==> flow/design.v <==
`timescale 1ns/1ns
module mux2x1( a, b, out, sel );
    input a, b, sel;
    output out;
    assign out = sel ? a : b;
endmodule
module mux2( sel, a, b, out );
    parameter bitwidth = 32 ;
    input  sel; 
    input  [bitwidth-1:0] a, b;
    output [bitwidth-1:0] out;
    assign out = sel ? a : b;
endmodule
module mux3( sel, a, b, c, out );
    parameter bitwidth = 32 ;
    input  [1:0]  sel; 
    input  [bitwidth-1:0] a, b, c;
    output [bitwidth-1:0] out;
    assign out = sel == 0 ? a : sel == 1 ? b : c;
endmodule
module add32(a, b, result);
    input  [31:0] a, b;
    output [31:0] result;
    assign result = a + b;
endmodule
module sign_extend( immed_in, ext_immed_out );
	input  [15:0] immed_in;
	output [31:0] ext_immed_out;
	assign ext_immed_out = { { 16{immed_in[15]} }, immed_in };
endmodule
module reg32(clk, rst, d_in, d_out );
    input  clk, rst;
    input  [31:0] d_in;
    output reg [31:0] d_out;
    always @(posedge clk) begin
        if (rst)
            d_out <= 32'b0;
      else 
            d_out <= d_in;
    end
endmodule
module ALU_Slice( a, b, cin, cout, inv, ctl, out );
    input a, b, cin, inv;
    input [2:0] ctl;
    output cout, out;
    wire and_out, or_out, fa_out;
    wire bx, e1, e2, e3;
    parameter ALU_add = 3'b010;
    parameter ALU_sub = 3'b110;
    parameter ALU_and = 3'b000;
    parameter ALU_or = 3'b001;
    parameter ALU_slt = 3'b111;
    and (and_out, a, b);
    or (or_out, a, b);
    xor (bx, b, inv);
    xor (e1, a, bx);
    and (e2, a, bx);
    and (e3, e1, cin);
    or (cout, e2, e3);
    xor (fa_out, e1, cin);
    assign out = ctl[1] ? fa_out : (ctl[0] ? or_out : and_out);
endmodule
`timescale 1ns/1ns
module Shifter( a, b, result );
    input [31:0] a, b;
    output [31:0] result;     
    wire[31:0] w[0:5];
    assign w[0] = a;
    genvar i, j;
    for( i = 0 ; i < 5 ; i = i + 1 ) begin
        for( j = 2**i-1 ; j >= 0 ; j = j - 1 )  
            mux2x1 mux( .a(1'b0), .b(w[i][j]), .out(w[i+1][j]), .sel(b[i]) );
        for( j = 2**i ; j < 32 ; j = j + 1 )
            mux2x1 mux( .a(w[i][j-2**i]), .b(w[i][j]), .out(w[i+1][j]), .sel(b[i]) );
    end
    assign result = w[5] ;  
endmodule
module ALU( ctl, a, b, result, zero );
    input [2:0]   ctl ;
    input [31:0]  a, b ;
    output [31:0] result ;
    output zero ;
    wire [31:0] c, ALUOut, ShifterOut;
    wire inv;
    parameter ALU_sll = 3'b011;
    parameter ALU_add = 3'b010;
    parameter ALU_sub = 3'b110;
    parameter ALU_and = 3'b000;
    parameter ALU_or = 3'b001;
    parameter ALU_slt = 3'b111;
    assign inv = (ctl == ALU_sub || ctl == ALU_slt);
    genvar i;
    ALU_Slice slice( .a(a[0]), .b(b[0]), .cin(inv), .cout(c[0]), .ctl(ctl), .out(ALUOut[0]), .inv(inv) );
    for(i = 1 ; i<32 ; i=i+1)
        ALU_Slice slice( .a(a[i]), .b(b[i]), .cin(c[i-1]), .cout(c[i]), .ctl(ctl), .out(ALUOut[i]), .inv(inv) );
    Shifter shifter( .a(a), .b(b), .result(ShifterOut) );
    assign result = ( ctl == ALU_sll ? ShifterOut :
                      ctl == ALU_slt ? {31'b0, ALUOut[31]} : ALUOut); 
    assign zero = (result == 32'b0);
endmodule
module alu_ctl(ALUOp, Funct, ALUOperation, DIVU, ALUSEL);
    input  [1:0] ALUOp;
    input  [5:0] Funct;
    output reg DIVU;
    output reg [1:0] ALUSEL;
    output reg [2:0] ALUOperation;
    parameter F_sll = 6'd0;
    parameter F_mfhi = 6'd10;
    parameter F_mflo = 6'd12;
    parameter F_divu = 6'd27;
    parameter F_add = 6'd32;
    parameter F_sub = 6'd34;
    parameter F_and = 6'd36;
    parameter F_or = 6'd37;
    parameter F_slt = 6'd42;
    parameter ALU_sll = 3'b011;
    parameter ALU_add = 3'b010;
    parameter ALU_sub = 3'b110;
    parameter ALU_and = 3'b000;
    parameter ALU_or = 3'b001;
    parameter ALU_slt = 3'b111;
    always @(*) begin
        ALUSEL = 2;
        DIVU = 1'b0;
        ALUOperation = ALU_and;
        case (ALUOp)
        2'b00 : ALUOperation = ALU_add;
        2'b01 : ALUOperation = ALU_sub;
        2'b11 : ALUOperation = ALU_or ;
        2'b10 : case (Funct)
                F_sll : ALUOperation = ALU_sll;
                F_add : ALUOperation = ALU_add;
                F_sub : ALUOperation = ALU_sub;
                F_and : ALUOperation = ALU_and;
                F_or : ALUOperation = ALU_or;
                F_slt : ALUOperation = ALU_slt;
                F_divu: DIVU = 1;
                F_mfhi: ALUSEL = 0;
                F_mflo: ALUSEL = 1;
                default : ALUOperation = ALU_and;
                endcase
        default ALUOperation = ALU_and;
        endcase
    end
endmodule
module control( opcode, RegDst, ALUSrc, MemtoReg, RegWrite, 
                MemRead, MemWrite, Branch, Jump, ALUOp, bne);
    input  [5:0] opcode;
    output reg RegDst, ALUSrc, MemtoReg, RegWrite, MemRead, MemWrite, Branch, Jump, bne;
    output reg [1:0] ALUOp;
    parameter R_FORMAT = 6'd0;
    parameter LW = 6'd35;
    parameter SW = 6'd43;
    parameter BEQ = 6'd4;
    parameter BNE = 6'd5;    
    parameter ORI = 6'd13;
	parameter J = 6'd2;
	parameter NOP = 6'd63;
    always @(*) begin
        case ( opcode )
            R_FORMAT : 
            begin
                RegDst = 1'b1; ALUSrc = 1'b0; MemtoReg = 1'b0; RegWrite = 1'b1; MemRead = 1'b0; 
                MemWrite = 1'b0; Branch = 1'b0; Jump = 1'b0; ALUOp = 2'b10; bne = 1'd0 ;
            end
            LW :
            begin
                RegDst = 1'b0; ALUSrc = 1'b1; MemtoReg = 1'b1; RegWrite = 1'b1; MemRead = 1'b1; 
                MemWrite = 1'b0; Branch = 1'b0; Jump = 1'b0; ALUOp = 2'b00; bne = 1'd0 ;
            end
            SW :
            begin
                RegDst = 1'b0; ALUSrc = 1'b1; MemtoReg = 1'b0; RegWrite = 1'b0; MemRead = 1'b0; 
                MemWrite = 1'b1; Branch = 1'b0; Jump = 1'b0; ALUOp = 2'b00; bne = 1'd0;
            end
            ORI :
            begin
                RegDst = 1'b0; ALUSrc = 1'b1; MemtoReg = 1'b0; RegWrite = 1'b1; MemRead = 1'b0; 
                MemWrite = 1'b0; Branch = 1'b0; Jump = 1'b0; ALUOp = 2'b11; bne = 1'd0;
            end
            BEQ :
            begin
                RegDst = 1'b0; ALUSrc = 1'b0; MemtoReg = 1'b0; RegWrite = 1'b0; MemRead = 1'b0; 
                MemWrite = 1'b0; Branch = 1'b1; Jump = 1'b0; ALUOp = 2'b01; bne = 1'd0;
            end
            BNE :
            begin
                RegDst = 1'b0; ALUSrc = 1'b0; MemtoReg = 1'b0; RegWrite = 1'b0; MemRead = 1'b0; 
                MemWrite = 1'b0; Branch = 1'b1; Jump = 1'b0; ALUOp = 2'b01; bne = 1'd1 ;
            end
            J :
            begin
                RegDst = 1'b0; ALUSrc = 1'b0; MemtoReg = 1'b0; RegWrite = 1'b0; MemRead = 1'b0; 
                MemWrite = 1'b0; Branch = 1'b0; Jump = 1'b1; ALUOp = 2'b01; bne = 1'd0 ;
            end
            NOP :
            begin
                RegDst=1'b0; ALUSrc=1'b0; MemtoReg=1'b0; RegWrite=1'b0; MemRead=1'b0; 
                MemWrite=1'b0; Branch=1'b0; Jump = 1'b0; ALUOp = 2'b00;  bne = 1'd0 ;
            end
            default
            begin
                RegDst=1'b0; ALUSrc=1'b0; MemtoReg=1'b0; RegWrite=1'b0; MemRead=1'b0; 
                MemWrite=1'b0; Branch=1'b0; Jump = 1'b0; ALUOp = 2'b00;  bne = 1'd0 ;
            end
        endcase
    end
endmodule
module Divider( clk, rst, a, b, result );
    input  clk, rst ;
    input  [31:0] a ;
    input  [31:0] b ;
    output [63:0] result ;
    reg [31:0] REM;
    reg [31:0] QUO;
    reg [31:0] div;
    reg [5:0]  counter;
    wire [32:0] part;
    wire [32:0] diff;
    assign part = {REM, QUO[31]};
    assign diff = part - {1'b0, div};
    always @( posedge clk ) begin
        if ( rst ) begin
            REM <= 32'd0;
            QUO <= a;
            div <= b;
            counter <= 6'd32;
        end
        else if ( counter != 6'd0 ) begin
            if ( part >= {1'b0, div} ) begin
                REM <= diff[31:0];
                QUO <= {QUO[30:0], 1'b1};
            end
            else begin
                REM <= part[31:0];
                QUO <= {QUO[30:0], 1'b0};
            end
            counter <= counter - 6'd1;
        end
    end
    assign result = {REM, QUO};
endmodule
module HiLo( clk, DivAns, HiOut, LoOut );
    input clk ;
    input [63:0] DivAns ;
    output [31:0] HiOut, LoOut ;
    reg [63:0] REM;
    always@( posedge clk )
        REM <= DivAns;
    assign HiOut = REM[63:32];
    assign LoOut = REM[31:0];
endmodule
module Hazard( clk, rst, stay, instr, instr_out );
    input clk, rst;
    input [31:0] instr;
    output [31:0] instr_out;
    output stay;
    reg [5:0] counter;
    reg [5:0] bubbles;
    wire [5:0] opcode;
    wire [5:0] funct;
    wire issue;
    assign opcode = instr[31:26];
    assign funct = instr[5:0];
    parameter instr_NOP = 32'hFC000000;
    always @(*) begin
        if (opcode == 6'd2 || opcode == 6'd4 || opcode == 6'd5)       
            bubbles = 6'd3;
        else if (opcode == 6'd0 && funct == 6'd27)                   
            bubbles = 6'd34;
        else if (opcode == 6'd0 || opcode == 6'd35 || opcode == 6'd13)  
            bubbles = 6'd3;
        else
            bubbles = 6'd0;
    end
    assign issue = (counter == 6'd0);
    assign instr_out = issue ? instr : instr_NOP;
    assign stay = ~issue;
    always @(posedge clk) begin
        if (rst)
            counter <= 6'd0;
        else if (issue)
            counter <= bubbles;
        else
            counter <= counter - 6'd1;
    end
endmodule
module reg_file(clk, RegWrite, RN1, RN2, WN, WD, RD1, RD2);
    input  clk, RegWrite;
    input  [4:0] RN1, RN2, WN;
    input  [31:0] WD;
    output [31:0] RD1, RD2; 
    wire[4:0] RN1, RN2;
    reg [31:0] RD1, RD2;
    reg [31:0] file_array[31:1];
    always @(*) begin
      RD1 = (RN1 == 5'd0) ? 32'd0 : file_array[RN1];
    end
    always @(*) begin
      RD2 = (RN2 == 5'd0) ? 32'd0 : file_array[RN2];
    end
    always @(posedge clk)
        if(RegWrite && WN != 0)
            file_array[WN] <= WD;
endmodule 
module reg_IF_ID( clk, rst, pc_incr, instr, pc_incr_out, instr_out );  
	input   clk, rst ;
	input  [31:0] pc_incr, instr;
    output reg [31:0] pc_incr_out, instr_out;
	always @(posedge clk)begin
		if (rst) begin
			pc_incr_out <= 32'd0;
			instr_out <= 32'd0;
		end
		else begin
			pc_incr_out <= pc_incr;
			instr_out <= instr;
		end
	end
endmodule
module reg_ID_EX( opcode, clk, rst, RegDst, ALUSrc, ALUOp, MemRead, MemWrite, Branch, MemtoReg, RegWrite, bne,
                  rfile_rd1, rfile_rd2, ext_immed, rt, rd, pc_incr,
                   opcode_out, RegDst_out, ALUSrc_out, ALUOp_out, MemRead_out, MemWrite_out, Branch_out, MemtoReg_out,RegWrite_out, bne_out,
                  rfile_rd1_out , rfile_rd2_out, ext_immed_out, rt_out, rd_out, pc_incr_out );
  input clk, rst, RegDst, ALUSrc, MemRead, MemWrite, Branch, MemtoReg, RegWrite, bne;
  input [1:0]  ALUOp;
  input [4:0]  rt, rd ;
  input [31:0] ext_immed, rfile_rd1, rfile_rd2, pc_incr ;  
  input[5:0] opcode;
  output reg [5:0] opcode_out;
  output reg RegDst_out, ALUSrc_out, MemRead_out, MemWrite_out, Branch_out, MemtoReg_out, RegWrite_out, bne_out;  
  output reg [1:0]  ALUOp_out;
  output reg [4:0] rt_out, rd_out ;
  output reg [31:0] ext_immed_out, rfile_rd1_out, rfile_rd2_out, pc_incr_out ;
    always @(posedge clk) begin
		if (rst) begin
			pc_incr_out <= 32'd0;
      opcode_out <= 6'd0;
            RegDst_out <= RegDst;
            ALUSrc_out <= 0;
            ALUOp_out <= 2'd0;
            MemWrite_out <=0;
            Branch_out <= 0;
            MemRead_out <= 0;
            MemtoReg_out <= 0;
            RegWrite_out <= 0;
            ext_immed_out <= 32;
            rt_out <= 5'd0;
            rd_out <= 5'd0;
            rfile_rd1_out <= 32'd0;
            rfile_rd2_out <= 32'd0;
            bne_out <= 1'd0;
		end
        else begin
  opcode_out <= opcode;
            RegDst_out <= RegDst;
            ALUSrc_out <= ALUSrc;
            ALUOp_out <= ALUOp;
            MemRead_out <= MemRead;
            MemWrite_out <= MemWrite;
            Branch_out <= Branch;
            MemtoReg_out <= MemtoReg;
            RegWrite_out <= RegWrite;
            ext_immed_out <= ext_immed;
            rt_out <= rt;
            rd_out <= rd;
            rfile_rd1_out <= rfile_rd1;
            rfile_rd2_out <= rfile_rd2;
            pc_incr_out <= pc_incr;  
            bne_out <= bne;
        end
	end
endmodule
module reg_EX_MEM( opcode, funct, clk,reset, 
                   RW, MtoR, MR, MW, Branch, bne,  
                   ext_immed, zero, aluANS, rd2, WN,b_tgt,   
                   opcode_out, funct_out, RW_out, MtoR_out, MR_out, MW_out, Branch_out, bne_out,  
                   ext_immed_out, zero_out, aluANS_out, rd2_out, WN_out, b_tgt_out );  
	input  clk,reset, bne;
	input RW, MtoR, MR, MW, Branch ;
  input[31:0] ext_immed, aluANS, rd2, b_tgt ;
  input[4:0] WN;
  input[5:0] funct, opcode ;
	input zero;
  output reg [5:0] funct_out, opcode_out ;
	output  RW_out, MtoR_out, MR_out, MW_out, Branch_out, bne_out;
    output[31:0] ext_immed_out, aluANS_out, rd2_out, b_tgt_out ;
    output[4:0] WN_out;
	output zero_out;
	reg  RW_out, MtoR_out, MR_out, MW_out, Branch_out;
	reg[31:0] ext_immed_out, aluANS_out, rd2_out, b_tgt_out;
  reg[4:0] WN_out;
  reg zero_out, bne_out ;  
    always @( posedge clk ) begin  
        opcode_out <= 5'd0;
        if(reset) begin
      funct_out <= 5'd0;
			ext_immed_out <=32'd0;
			zero_out <=1'd0;
			aluANS_out <=32'd0;
			rd2_out <=32'd0;
			WN_out <=5'd0;
			RW_out <=1'd0;
			MtoR_out <=1'd0;
			MR_out <=1'd0;
			MW_out <=1'd0;
            Branch_out <= 32'd0;
            bne_out <= 1'd0;
            b_tgt_out <= 1'd0;
		end
		else begin
      opcode_out <= opcode;
      funct_out <= funct;
			ext_immed_out<= ext_immed;
			zero_out<=zero;
			aluANS_out<=aluANS;
			rd2_out<=rd2;
			WN_out<=WN;
			RW_out<=RW;
			MtoR_out<=MtoR;
			MR_out<=MR;
			MW_out<=MW;
			Branch_out<=Branch;
            bne_out <= bne;
            b_tgt_out <= b_tgt;
		end
	end
endmodule
module reg_MEM_WB( opcode, funct, clk, rst, regWrite, memtoReg, dataMemrd, ALU_result, WN,
                   opcode_out, funct_out, regWrite_out, memtoReg_out, dataMemrd_out, ALU_result_out, WN_out) ;
    input clk, rst, regWrite, memtoReg ;
    input [4:0] WN;
    input [31:0] dataMemrd, ALU_result; 
  input[5:0] funct, opcode;
    output regWrite_out, memtoReg_out ;
    output [4:0] WN_out ;
    output [31:0] dataMemrd_out, ALU_result_out ;
  output reg [5:0] funct_out, opcode_out;
    reg  regWrite_out, memtoReg_out ;
    reg [4:0] WN_out ;
    reg [31:0] dataMemrd_out, ALU_result_out ;
    always@(posedge clk )begin
        if ( rst ) begin
          opcode_out <= 5'd0;
          funct_out <= 5'd0;
            regWrite_out <= 0;
            memtoReg_out <= 0; 
            dataMemrd_out <= 32'd0;
            ALU_result_out <= 32'd0;
            WN_out <= 5'd0;
        end 
        else begin
          opcode_out <= opcode;
            funct_out <= funct;
            regWrite_out <= regWrite;
            memtoReg_out <= memtoReg;
            dataMemrd_out <= dataMemrd;
            ALU_result_out <= ALU_result;
            WN_out <= WN;
        end
    end  
endmodule
    module mips_pipeline(clk, rst, imem_addr, imem_rdata, dmem_addr, dmem_wdata, dmem_we, dmem_rdata);
    input clk, rst;
    output [31:0] imem_addr;
    input  [31:0] imem_rdata;
    output [31:0] dmem_addr, dmem_wdata;
    output dmem_we;
    input  [31:0] dmem_rdata;
    wire [31:0] pc, pc_incr, ID_pc_incr, pc_next, dmem_rdata_w, jump_addr, branch_addr, wd;
    wire [31:0] instr, ID_instr, IF_instr;
    wire [31:0] alu_b, b_tgt, EX_b_tgt;
    wire RegWrite, Branch, PCSrc, RegDst, MemtoReg, MemRead, MemWrite, ALUSrc, Zero, Jump, bne, ID_RegWrite;
    wire [1:0] ALUOp;
    wire [2:0] Operation;
    reg32 PC( .clk(clk), .rst(rst), .d_in(pc_next), .d_out(pc) );
    wire stay;
    wire[31:0] pc_add;
    assign imem_addr = pc;
    assign IF_instr = imem_rdata;
    Hazard hazard( .clk(clk), .rst(rst), .stay(stay), .instr(IF_instr), .instr_out(instr) );
    add32 PCADD( .a(pc), .b(32'd4), .result(pc_incr) );  
    mux2 #(32) STMUX( .sel(stay), .a(pc), .b(pc_incr), .out(pc_add) );
    mux2 #(32) PCMUX( .sel(PCSrc), .a(b_tgt), .b(pc_add), .out(branch_addr) );
    mux2 #(32) JMUX( .sel(Jump), .a(jump_addr), .b(branch_addr), .out(pc_next) );
      reg_IF_ID REG_IF_ID( .clk(clk), .rst(rst), .pc_incr(pc_incr), .instr(instr), .pc_incr_out(ID_pc_incr),   .instr_out(ID_instr));
    wire [1:0] EX_ALUOp;
    wire [5:0] opcode;
    wire [4:0] rs, rt, rd, wn;
    wire [15:0] immed;
    wire [25:0] jumpoffset;
    wire [31:0] ext_immed, EX_pc_incr, EX_instr;
    wire [31:0] rd1, rd2;
    wire ID_MemWrite, EX_RegDst, EX_ALUSrc, EX_MemRead, EX_MemWrite, EX_Branch, EX_MemtoReg, EX_RegWrite;
    assign opcode = ID_instr[31:26];
    assign rs = ID_instr[25:21];
    assign rt = ID_instr[20:16];
    assign rd = ID_instr[15:11];
    assign immed = ID_instr[15:0];
    assign jumpoffset = ID_instr[25:0];
    assign jump_addr = { ID_pc_incr[31:28], jumpoffset, 2'b00 };
    sign_extend SignExtend( .immed_in(immed), .ext_immed_out(ext_immed) );
	reg_file RegFile( .clk(clk), .RegWrite(RegWrite), .RN1(rs), .RN2(rt), .WN(wn), 
					  .WD(wd), .RD1(rd1), .RD2(rd2) );
    control CTL(.opcode(opcode), .RegDst(RegDst), .ALUSrc(ALUSrc), .MemtoReg(MemtoReg), 
                .RegWrite(ID_RegWrite), .MemRead(MemRead), .MemWrite(ID_MemWrite), .Branch(Branch), 
              .Jump(Jump), .ALUOp(ALUOp), .bne(bne));
      wire [5:0] EX_opcode;
    wire EX_bne;
    wire [4:0]  EX_wn, EX_rd, EX_rt;
    wire [31:0] EX_ext_immed, EX_rd1, EX_rd2;
      reg_ID_EX REG_ID_EX(.opcode(opcode), .clk(clk), .rst(rst), .RegDst(RegDst), .ALUSrc(ALUSrc), .ALUOp(ALUOp), .MemRead(MemRead), .MemWrite(ID_MemWrite), .Branch(Branch), .MemtoReg(MemtoReg), .RegWrite(ID_RegWrite), .bne(bne), .rfile_rd1(rd1), .rfile_rd2(rd2), .ext_immed(ext_immed), .rt(rt), .rd(rd), .pc_incr(ID_pc_incr),
                         .opcode_out(EX_opcode),.RegDst_out(EX_RegDst), .ALUSrc_out(EX_ALUSrc), .ALUOp_out(EX_ALUOp), 
                         .MemRead_out(EX_MemRead), .MemWrite_out(EX_MemWrite), .Branch_out(EX_Branch),     
                         .MemtoReg_out(EX_MemtoReg),.RegWrite_out(EX_RegWrite), 
                        .bne_out(EX_bne) , .rfile_rd1_out(EX_rd1), .rfile_rd2_out(EX_rd2),   .ext_immed_out(EX_ext_immed), 
                         .rt_out(EX_rt), .rd_out(EX_rd), .pc_incr_out(EX_pc_incr) );
    wire MEM_zero, MEM_bne, DIVU ;
    wire [1:0] ALUSEL;
    wire [5:0] MEM_funct, funct, MEM_opcode;
    wire [4:0] MEM_shamt, shamt, MEM_wn;
    wire [31:0] MEM_ext_immed, MEM_pc_incr, MEM_instr;  
    wire [31:0] MEM_rd1, MEM_rd2, MEM_aluANS, MEM_result ;  
    wire MEM_RegDst, MEM_ALUSrc, MEM_MemRead, MEM_MemWrite, MEM_Branch, MEM_MemtoReg;
    wire [63:0] div_out ;
    wire [31:0] hi, lo, alu_out;
    wire [31:0] result, b_offset; 
    assign funct = EX_ext_immed[5:0]; 
    assign shamt = EX_ext_immed[10:6];
    assign b_offset = EX_ext_immed << 2;  
      add32 BRADD( .a(EX_pc_incr), .b(b_offset), .result(EX_b_tgt) ); 
    mux2 #(32) ALUMUX( .sel(EX_ALUSrc), .a(EX_ext_immed), .b(EX_rd2), .out(alu_b) );  
    alu_ctl ALUCTL( .ALUOp(EX_ALUOp), .Funct(funct), .ALUOperation(Operation), .DIVU(DIVU), .ALUSEL(ALUSEL) );  
    Divider divider( .clk(clk), .rst(DIVU), .a(EX_rd1), .b(EX_rd2), .result(div_out) );
    HiLo HILO( .clk(clk), .DivAns(div_out), .HiOut(hi), .LoOut(lo) );
      ALU alu( .ctl(Operation), .a(EX_rd1), .b(alu_b), .result(alu_out), .zero(Zero)); 
      mux3 ALURMUX( .sel(ALUSEL), .a(hi), .b(lo), .c(alu_out), .out(result) );     
      mux2 #(5)  RFMUX( .sel(EX_RegDst), .a(EX_rd), .b(EX_rt), .out(EX_wn) );  
      reg_EX_MEM REG_EX_MEM( .opcode(EX_opcode), .funct(funct),  .clk (clk) , .reset(rst), .RW(EX_RegWrite), .MtoR(EX_MemtoReg), .MR(EX_MemRead), .MW(EX_MemWrite),.Branch(EX_Branch), .bne(EX_bne), .ext_immed(EX_ext_immed), .zero(Zero), .rd2(EX_rd2), .WN(EX_wn), .aluANS(result), .b_tgt(EX_b_tgt), 
                            .opcode_out(MEM_opcode), .funct_out(MEM_funct), .RW_out(MEM_RegWrite), .MtoR_out(MEM_MemtoReg), .MR_out(MEM_MemRead), .MW_out(MEM_MemWrite), .Branch_out(MEM_Branch), .bne_out(MEM_bne),                       .ext_immed_out(MEM_ext_immed), .zero_out(MEM_zero), .aluANS_out(MEM_result), .rd2_out(MEM_rd2), .WN_out(MEM_wn), .b_tgt_out(b_tgt) ) ;
    wire[5:0]  WB_opcode;
    wire[31:0] WB_dataMemrd, WB_result;
    wire WB_Branch, WB_MemtoReg, MEM_cmp;
    wire [4:0] MUX;
      wire [5:0] WB_funct;
    xor (MEM_cmp, MEM_bne, MEM_zero);
    and BRAND(PCSrc, MEM_cmp, MEM_Branch);
      assign dmem_addr = MEM_result;
      assign dmem_wdata = MEM_rd2;
      assign dmem_we = MEM_MemWrite;
      assign dmem_rdata_w = dmem_rdata;
      reg_MEM_WB REG_MEM_WB( .opcode(MEM_opcode), .funct(MEM_funct), .clk(clk), .rst(rst), .regWrite(MEM_RegWrite), .memtoReg(MEM_MemtoReg), .dataMemrd(dmem_rdata_w), .ALU_result(MEM_result), .WN(MEM_wn), .opcode_out(WB_opcode), .funct_out(WB_funct), .regWrite_out(RegWrite), .memtoReg_out(WB_MemtoReg), .dataMemrd_out(WB_dataMemrd), .ALU_result_out(WB_result), .WN_out(wn) ) ;
    mux2 #(32) WRMUX(  .sel(WB_MemtoReg), .a(WB_dataMemrd), .b(WB_result), .out(wd) );  
endmodule
* Tool chain data of mips_pipeline
Tool output for the design above, in the order of the flow. Lines are those of the file above, counted from 1. Operators carry their Yosys type and port widths (W data, S select, Z words). Cell names lack the library's common part. A cell with - has no value.
Inputs: top mips_pipeline, clock input clk, standard-cell library sky130hd, timing corner tt_025C_1v80

* Elaborated design
Source: Yosys, flattened and elaborated, memories not mapped. Widths are those after wreduce. Print and check cells do not count. Equal cells are merged and count once. Memory sizes are those after Yosys's memory passes, which may raise the word count (mostly to a power of two), join words into wider ones and drop unused or constant bits.
Bit counts: input bits 66, latch bits 0, clocked read ports x word width 64, output and inout bits 97, memory bits (read-only) 0, bits in writable memories 992, memories kept 1, register bits 513, word-level cells 618
Operators by class: bitwise operators 256, multiplexer cells 261, divide/modulo/power cells 0, reduce/logical cells 30, order comparisons 1, shift operators 0, multipliers 0, eq/ne operators 26, add/sub/neg operators 5
Memories:
- RegFile.file_array | depth 31, width 32, read ports 2, write ports 1, RTL line 295 | reg [31:0] file_array[31:1];
Operators with widths (count):
- $mux W32 | 14
- $mux W1 | 235
- $xor A1 B1 Y1 | 97
- $and A1 B1 Y1 | 95
- $or A1 B1 Y1 | 63
- $eq A6 B6 Y1 const B | 7
- $ge A33 B32 Y1 | 1
- $add A32 B3 Y32 const B | 1
- $add A32 B32 Y32 | 1
- $sub A32 B32 Y32 | 1
- $logic_not A32 Y1 | 1
- $eq A6 B3 Y1 const B | 4
- $eq A6 B4 Y1 const B | 4
- $logic_not A6 Y1 | 4
- $mux W6 | 3
- $pmux W3 S5 | 1
- $reduce_or A3 Y1 | 4
- $sub A6 B1 Y6 const B | 2
- $eq A6 B2 Y1 const B | 2
- $eq A6 B5 Y1 const B | 2
- $pmux W3 S4 | 1
- $reduce_or A2 Y1 | 5
- $logic_not A5 Y1 | 2
- $mux W5 | 2
- $pmux W2 S2 | 2
- $eq A3 B3 Y1 const B | 2
- $reduce_bool A6 Y1 | 1
- $pmux W2 S3 | 1
Not listed: further kinds 12, cells in them 21.

* Depth
Longest topological path by Yosys (ltp), each cell counted once; first at word level (registers and memories cut), then after technology mapping (sequential cells cut; the memories' decode and read muxes count).
Logic depth: depth in word-level cells 75, ABC_AREA 0, gate-level depth with buffers 44, mapped depth without buffers 41

* After synthesis
The flow's flattened synthesis, as Yosys stat reports it; memories are mapped. The netlist is that of the ABC_AREA named above (0 if unset); the other value can give another one. The area totals of this step are shown rounded.
Mapped netlist: mapped flip-flops 1565, mapped area 71500 µm², standard cells after synthesis 5253, buffers 357, sequential part of the area 41900 µm²
Cells by type:
- edfxtp_1 | count 1056, total area 3.17E+04 µm²
- dfxtp_1 | count 509, total area 1.02E+04 µm²
- mux4_2 | count 406, total area 9143.77 µm²
- mux2i_1 | count 364, total area 3.64E+03 µm²
- nor2_1 | count 490, total area 1.84E+03 µm²
- a21oi_1 | count 293, total area 1.47E+03 µm²
- nand2_1 | count 344, total area 1.29E+03 µm²
- nor2b_1 | count 165, total area 1032.24 µm²
- clkbuf_1 | count 262, total area 983.443 µm²
- o21ai_0 | count 181, total area 905.869 µm²
- ha_1 | count 68, total area 850.816 µm²
- a221oi_1 | count 75, total area 656.88 µm²
- o211ai_1 | count 87, total area 653.126 µm²
- fa_1 | count 32, total area 640.614 µm²
- xnor2_1 | count 67, total area 586.813 µm²
- a22oi_1 | count 69, total area 517.997 µm²
- a211oi_1 | count 67, total area 502.982 µm²
- xor2_1 | count 54, total area 472.954 µm²
Other cell types: 63; their cells: 664. By module: a second synthesis without flattening, with its own total; a netlist apart from the flattened one above.
Second synthesis, totals: cells (unflattened synthesis) 5865, area total of the unflattened synthesis 80700 µm²
Each row is one instance without its submodules.
Modules:
- reg_file | seq. area 29800 µm², times used 1, cells 2601, area 46500 µm²
- Divider | seq. area 2680 µm², times used 1, cells 600, area 5990 µm²
- reg_ID_EX | seq. area 3080 µm², times used 1, cells 324, area 4160 µm²
- reg_EX_MEM | seq. area 3040 µm², times used 1, cells 320, area 4090 µm²
- add32 | seq. area 0.0 µm², times used 2, cells 271, area 1860 µm²
- mux2 #(bitwidth=32) | seq. area 0.0 µm², times used 5, cells 36, area 544 µm²
- mux2x1 | seq. area 0.0 µm², times used 160, cells 1, area 15.0 µm²
- reg_MEM_WB | seq. area 1660 µm², times used 1, cells 175, area 2280 µm²
- ALU_Slice | seq. area 0.0 µm², times used 32, cells 9, area 62.6 µm²
- reg_IF_ID | seq. area 1280 µm², times used 1, cells 135, area 1920 µm²
- HiLo | seq. area 1280 µm², times used 1, cells 64, area 1280 µm²
- reg32 | seq. area 641 µm², times used 1, cells 67, area 863 µm²
- mux3 | seq. area 0.0 µm², times used 1, cells 107, area 714 µm²
- ALU | seq. area 0.0 µm², times used 1, cells 131, area 708 µm²
Modules not listed: 7.

* Timing after synthesis
Path of least setup slack by OpenSTA after synthesis, without wires, with an ideal clock, recovery checks aside; 20% of the period is set as input and as output delay. Where synthesis merged equal registers, the netlist keeps one of their names.
Path after synthesis: path kind register -> register, start register REG_ID_EX.ext_immed_out[0], end register REG_EX_MEM.zero_out, library setup time 61 ps, setup slack -654 ps, period 15000 ps, stages 43, path delay 15654 ps, data required time 14939 ps, data arrival time 15593 ps, launch time at the first pin 0 ps, buffers on the path 2, synthesis period reached 15654 ps
"path delay" is the arrival time less input delay plus setup time. "stages": output pins that drive a net of the path, with the launching flip-flop's if there is one; two outputs of one cell count as two. "synthesis period reached" = period - worst setup slack (recovery checks aside). The figure is calculated, with input and output delays left at 20% of the set period. Between the ends stands the longest chain of elaborated cells between them, by number of cells; it is not shown to be the way that was timed. Of several equally long chains one is given. A line is the first line of the expression or statement that the cell stems from. Yosys adds cells for indexed reads and writes and turns some case tables into memories.
On the way, after synthesis: cell sequence dfxtp_1 -> buf_2 -> nor4b_2 -> a31oi_1 -> clkbuf_1 -> o21ai_0 -> fa_1 -> fa_1 -> fa_1 -> fa_1 -> fa_1 -> fa_1 -> fa_1 -> fa_1 -> fa_1 -> fa_1 -> fa_1 -> fa_1 -> [7 not listed] -> fa_1 -> fa_1 -> fa_1 -> fa_1 -> fa_1 -> fa_1 -> fa_1 -> fa_1 -> fa_1 -> fa_1 -> fa_1 -> xor2_1 -> o221ai_1 -> a21boi_0 -> a2111oi_0 -> nand4_1 -> nor4_1 -> and4_1, length of the longest elaborated chain 74, elaborated cells between the ends (all ways) 430, those cells by class 7 x eq/ne; 229 x mux; 191 x logic; 3 x reduce/logical
Ends and longest elaborated chain, after synthesis:
- from (decl) | RTL line 334 | output reg [31:0] ext_immed_out, rfile_rd1_out, rfile_rd2_out, pc_incr_out ;
- from (assign) | RTL line 347 | ext_immed_out <= 32;
- from (assign) | RTL line 364 | ext_immed_out <= ext_immed;
- $eq A6 B6 Y1 | RTL line 130 | 2'b10 : case (Funct)
- $pmux W3 S5 | RTL line 130
- $pmux W3 S4 | RTL line 126 | case (ALUOp)
- $eq A3 B3 Y1 | RTL line 91 | assign inv = (ctl == ALU_sub || ctl == ALU_slt);
- $logic_or A1 B1 Y1 | RTL line 91
- $xor A1 B1 Y1 | RTL line 55 | xor (bx, b, inv);
- $xor A1 B1 Y1 | RTL line 56 | xor (e1, a, bx);
- [60 not listed]
- $and A1 B1 Y1 | RTL line 58 | and (e3, e1, cin);
- $or A1 B1 Y1 | RTL line 59 | or (cout, e2, e3);
- $xor A1 B1 Y1 | RTL line 60 | xor (fa_out, e1, cin);
- $mux W1 | RTL line 61 | assign out = ctl[1] ? fa_out : (ctl[0] ? or_out : and_out);
- $mux W32 | RTL line 98 | ctl == ALU_slt ? {31'b0, ALUOut[31]} : ALUOut);
- $mux W32 | RTL line 97 | assign result = ( ctl == ALU_sll ? ShifterOut :
- $logic_not A32 Y1 | RTL line 99 | assign zero = (result == 32'b0);
- to (assign) | RTL line 399 | zero_out <=1'd0;
- to (assign) | RTL line 415 | zero_out<=zero;
- to (decl) | RTL line 389 | output zero_out;

* Timing after layout
From the final timing report of run A: the path of least setup slack in the routed layout; clock arrival at registers is part of the times. The report prints the path's times to 10 ps; the period is as set.
Path after layout: path kind register -> register, start register REG_ID_EX.ext_immed_out[0], end register REG_EX_MEM.zero_out, data required time 26910 ps, stages 42, library setup time 50 ps, setup slack 9610 ps, data arrival time 17300 ps, period 26200 ps, launch time at the first pin 750 ps, buffers on the path 1
Between the ends stands the longest chain of elaborated cells between them, by number of cells; it is not shown to be the way that was timed. Of several equally long chains one is given.
On the way, after layout: cell sequence dfxtp_1 -> nor4b_2 -> a31oi_4 -> buf_4 -> xnor2_1 -> fa_1 -> fa_1 -> fa_1 -> fa_1 -> fa_1 -> fa_1 -> fa_1 -> fa_1 -> fa_1 -> fa_1 -> fa_1 -> fa_1 -> fa_1 -> [6 not listed] -> fa_1 -> fa_1 -> fa_1 -> fa_1 -> fa_1 -> fa_1 -> fa_1 -> fa_1 -> fa_1 -> fa_1 -> fa_1 -> xor2_1 -> o221ai_1 -> a21boi_0 -> a2111oi_0 -> nand4_1 -> nor4_1 -> and4_1, length of the longest elaborated chain 74, elaborated cells between the ends (all ways) 430, those cells by class 7 x eq/ne; 229 x mux; 191 x logic; 3 x reduce/logical
Ends and longest elaborated chain, after layout:
- from (decl) | RTL line 334 | output reg [31:0] ext_immed_out, rfile_rd1_out, rfile_rd2_out, pc_incr_out ;
- from (assign) | RTL line 347 | ext_immed_out <= 32;
- from (assign) | RTL line 364 | ext_immed_out <= ext_immed;
- $eq A6 B6 Y1 | RTL line 130 | 2'b10 : case (Funct)
- $pmux W3 S5 | RTL line 130
- $pmux W3 S4 | RTL line 126 | case (ALUOp)
- $eq A3 B3 Y1 | RTL line 91 | assign inv = (ctl == ALU_sub || ctl == ALU_slt);
- $logic_or A1 B1 Y1 | RTL line 91
- $xor A1 B1 Y1 | RTL line 55 | xor (bx, b, inv);
- $xor A1 B1 Y1 | RTL line 56 | xor (e1, a, bx);
- [60 not listed]
- $and A1 B1 Y1 | RTL line 58 | and (e3, e1, cin);
- $or A1 B1 Y1 | RTL line 59 | or (cout, e2, e3);
- $xor A1 B1 Y1 | RTL line 60 | xor (fa_out, e1, cin);
- $mux W1 | RTL line 61 | assign out = ctl[1] ? fa_out : (ctl[0] ? or_out : and_out);
- $mux W32 | RTL line 98 | ctl == ALU_slt ? {31'b0, ALUOut[31]} : ALUOut);
- $mux W32 | RTL line 97 | assign result = ( ctl == ALU_sll ? ShifterOut :
- $logic_not A32 Y1 | RTL line 99 | assign zero = (result == 32'b0);
- to (assign) | RTL line 399 | zero_out <=1'd0;
- to (assign) | RTL line 415 | zero_out<=zero;
- to (decl) | RTL line 389 | output zero_out;

Data sheet: physical implementation of mips_pipeline

mips_pipeline through Yosys and OpenROAD on sky130hd: 6 stored runs, unordered, with their settings and measured results. The constraints put input and output delay at 20% of the set period each and load the outputs with 0.01 pF.
"period reached": clock period set for the run, less the worst setup slack. It is reckoned from that one timing run; input and output delays stay at 20% of the period that was set.
"total power after layout" is the tool's figure for a default switching activity; nothing was simulated.
Measured values are rounded.

* Run A | settings: CAP_MARGIN 25; CORE_UTILIZATION 70; CTS_CLUSTER_SIZE 80; MAX_ROUTING_LAYER met5; PLACE_DENSITY 0.69; period_ns 26.2; CORE_MARGIN 2; SLEW_MARGIN 20 | results: netlist area reported by Yosys 71500 µm²; total die area 105000 µm²; standard-cell area after layout 79600 µm²; worst setup slack after layout 9610 ps; total negative slack 0 ps; total power after layout 7.63 mW; period reached 16586 ps
* Run B | settings: CORE_UTILIZATION 40; PLACE_DENSITY 0.6; SETUP_SLACK_MARGIN 4.01; period_ns 14.6; CAP_MARGIN 20; CORE_MARGIN 2; SLEW_MARGIN 20 | results: netlist area reported by Yosys 71500 µm²; total die area 182000 µm²; standard-cell area after layout 81600 µm²; worst setup slack after layout 1320 ps; total negative slack 0 ps; total power after layout 14.0 mW; period reached 13278 ps
* Run C | settings: CELL_PAD_IN_SITES_DETAIL_PLACEMENT 1; TNS_END_PERCENT 95; period_ns 15.0; CAP_MARGIN 20; CORE_MARGIN 2; CORE_UTILIZATION 40; SLEW_MARGIN 20 | results: netlist area reported by Yosys 71500 µm²; total die area 182000 µm²; standard-cell area after layout 81500 µm²; worst setup slack after layout 448 ps; total negative slack 0 ps; total power after layout 13.7 mW; period reached 14552 ps
* Run D | settings: CORE_UTILIZATION 62; PLACE_DENSITY 0.6; period_ns 14.6; CAP_MARGIN 20; CORE_MARGIN 2; SLEW_MARGIN 20 | results: netlist area reported by Yosys 71500 µm²; total die area 118000 µm²; standard-cell area after layout 80300 µm²; worst setup slack after layout 532 ps; total negative slack 0 ps; total power after layout 13.8 mW; period reached 14068 ps
* Run E | settings: CAP_MARGIN 25; CELL_PAD_IN_SITES_DETAIL_PLACEMENT 1; CORE_MARGIN 10; CORE_UTILIZATION 27; CTS_CLUSTER_SIZE 31; HOLD_SLACK_MARGIN 0.27; SLEW_MARGIN 25; TNS_END_PERCENT 95; period_ns 9.53 | results: netlist area reported by Yosys 71500 µm²; total die area 286000 µm²; standard-cell area after layout 83800 µm²; worst setup slack after layout -3770 ps; total negative slack -26300 ps; total power after layout 22.3 mW; period reached 13298 ps
* Run F | settings: CAP_MARGIN 25; CELL_PAD_IN_SITES_DETAIL_PLACEMENT 1; CORE_MARGIN 10; CORE_UTILIZATION 56; CTS_CLUSTER_SIZE 31; HOLD_SLACK_MARGIN 0.27; SETUP_SLACK_MARGIN 0.95; SLEW_MARGIN 25; TNS_END_PERCENT 95; period_ns 9.53 | results: netlist area reported by Yosys 71500 µm²; total die area 142000 µm²; standard-cell area after layout 81200 µm²; worst setup slack after layout -3450 ps; total negative slack -25100 ps; total power after layout 21.9 mW; period reached 12978 ps
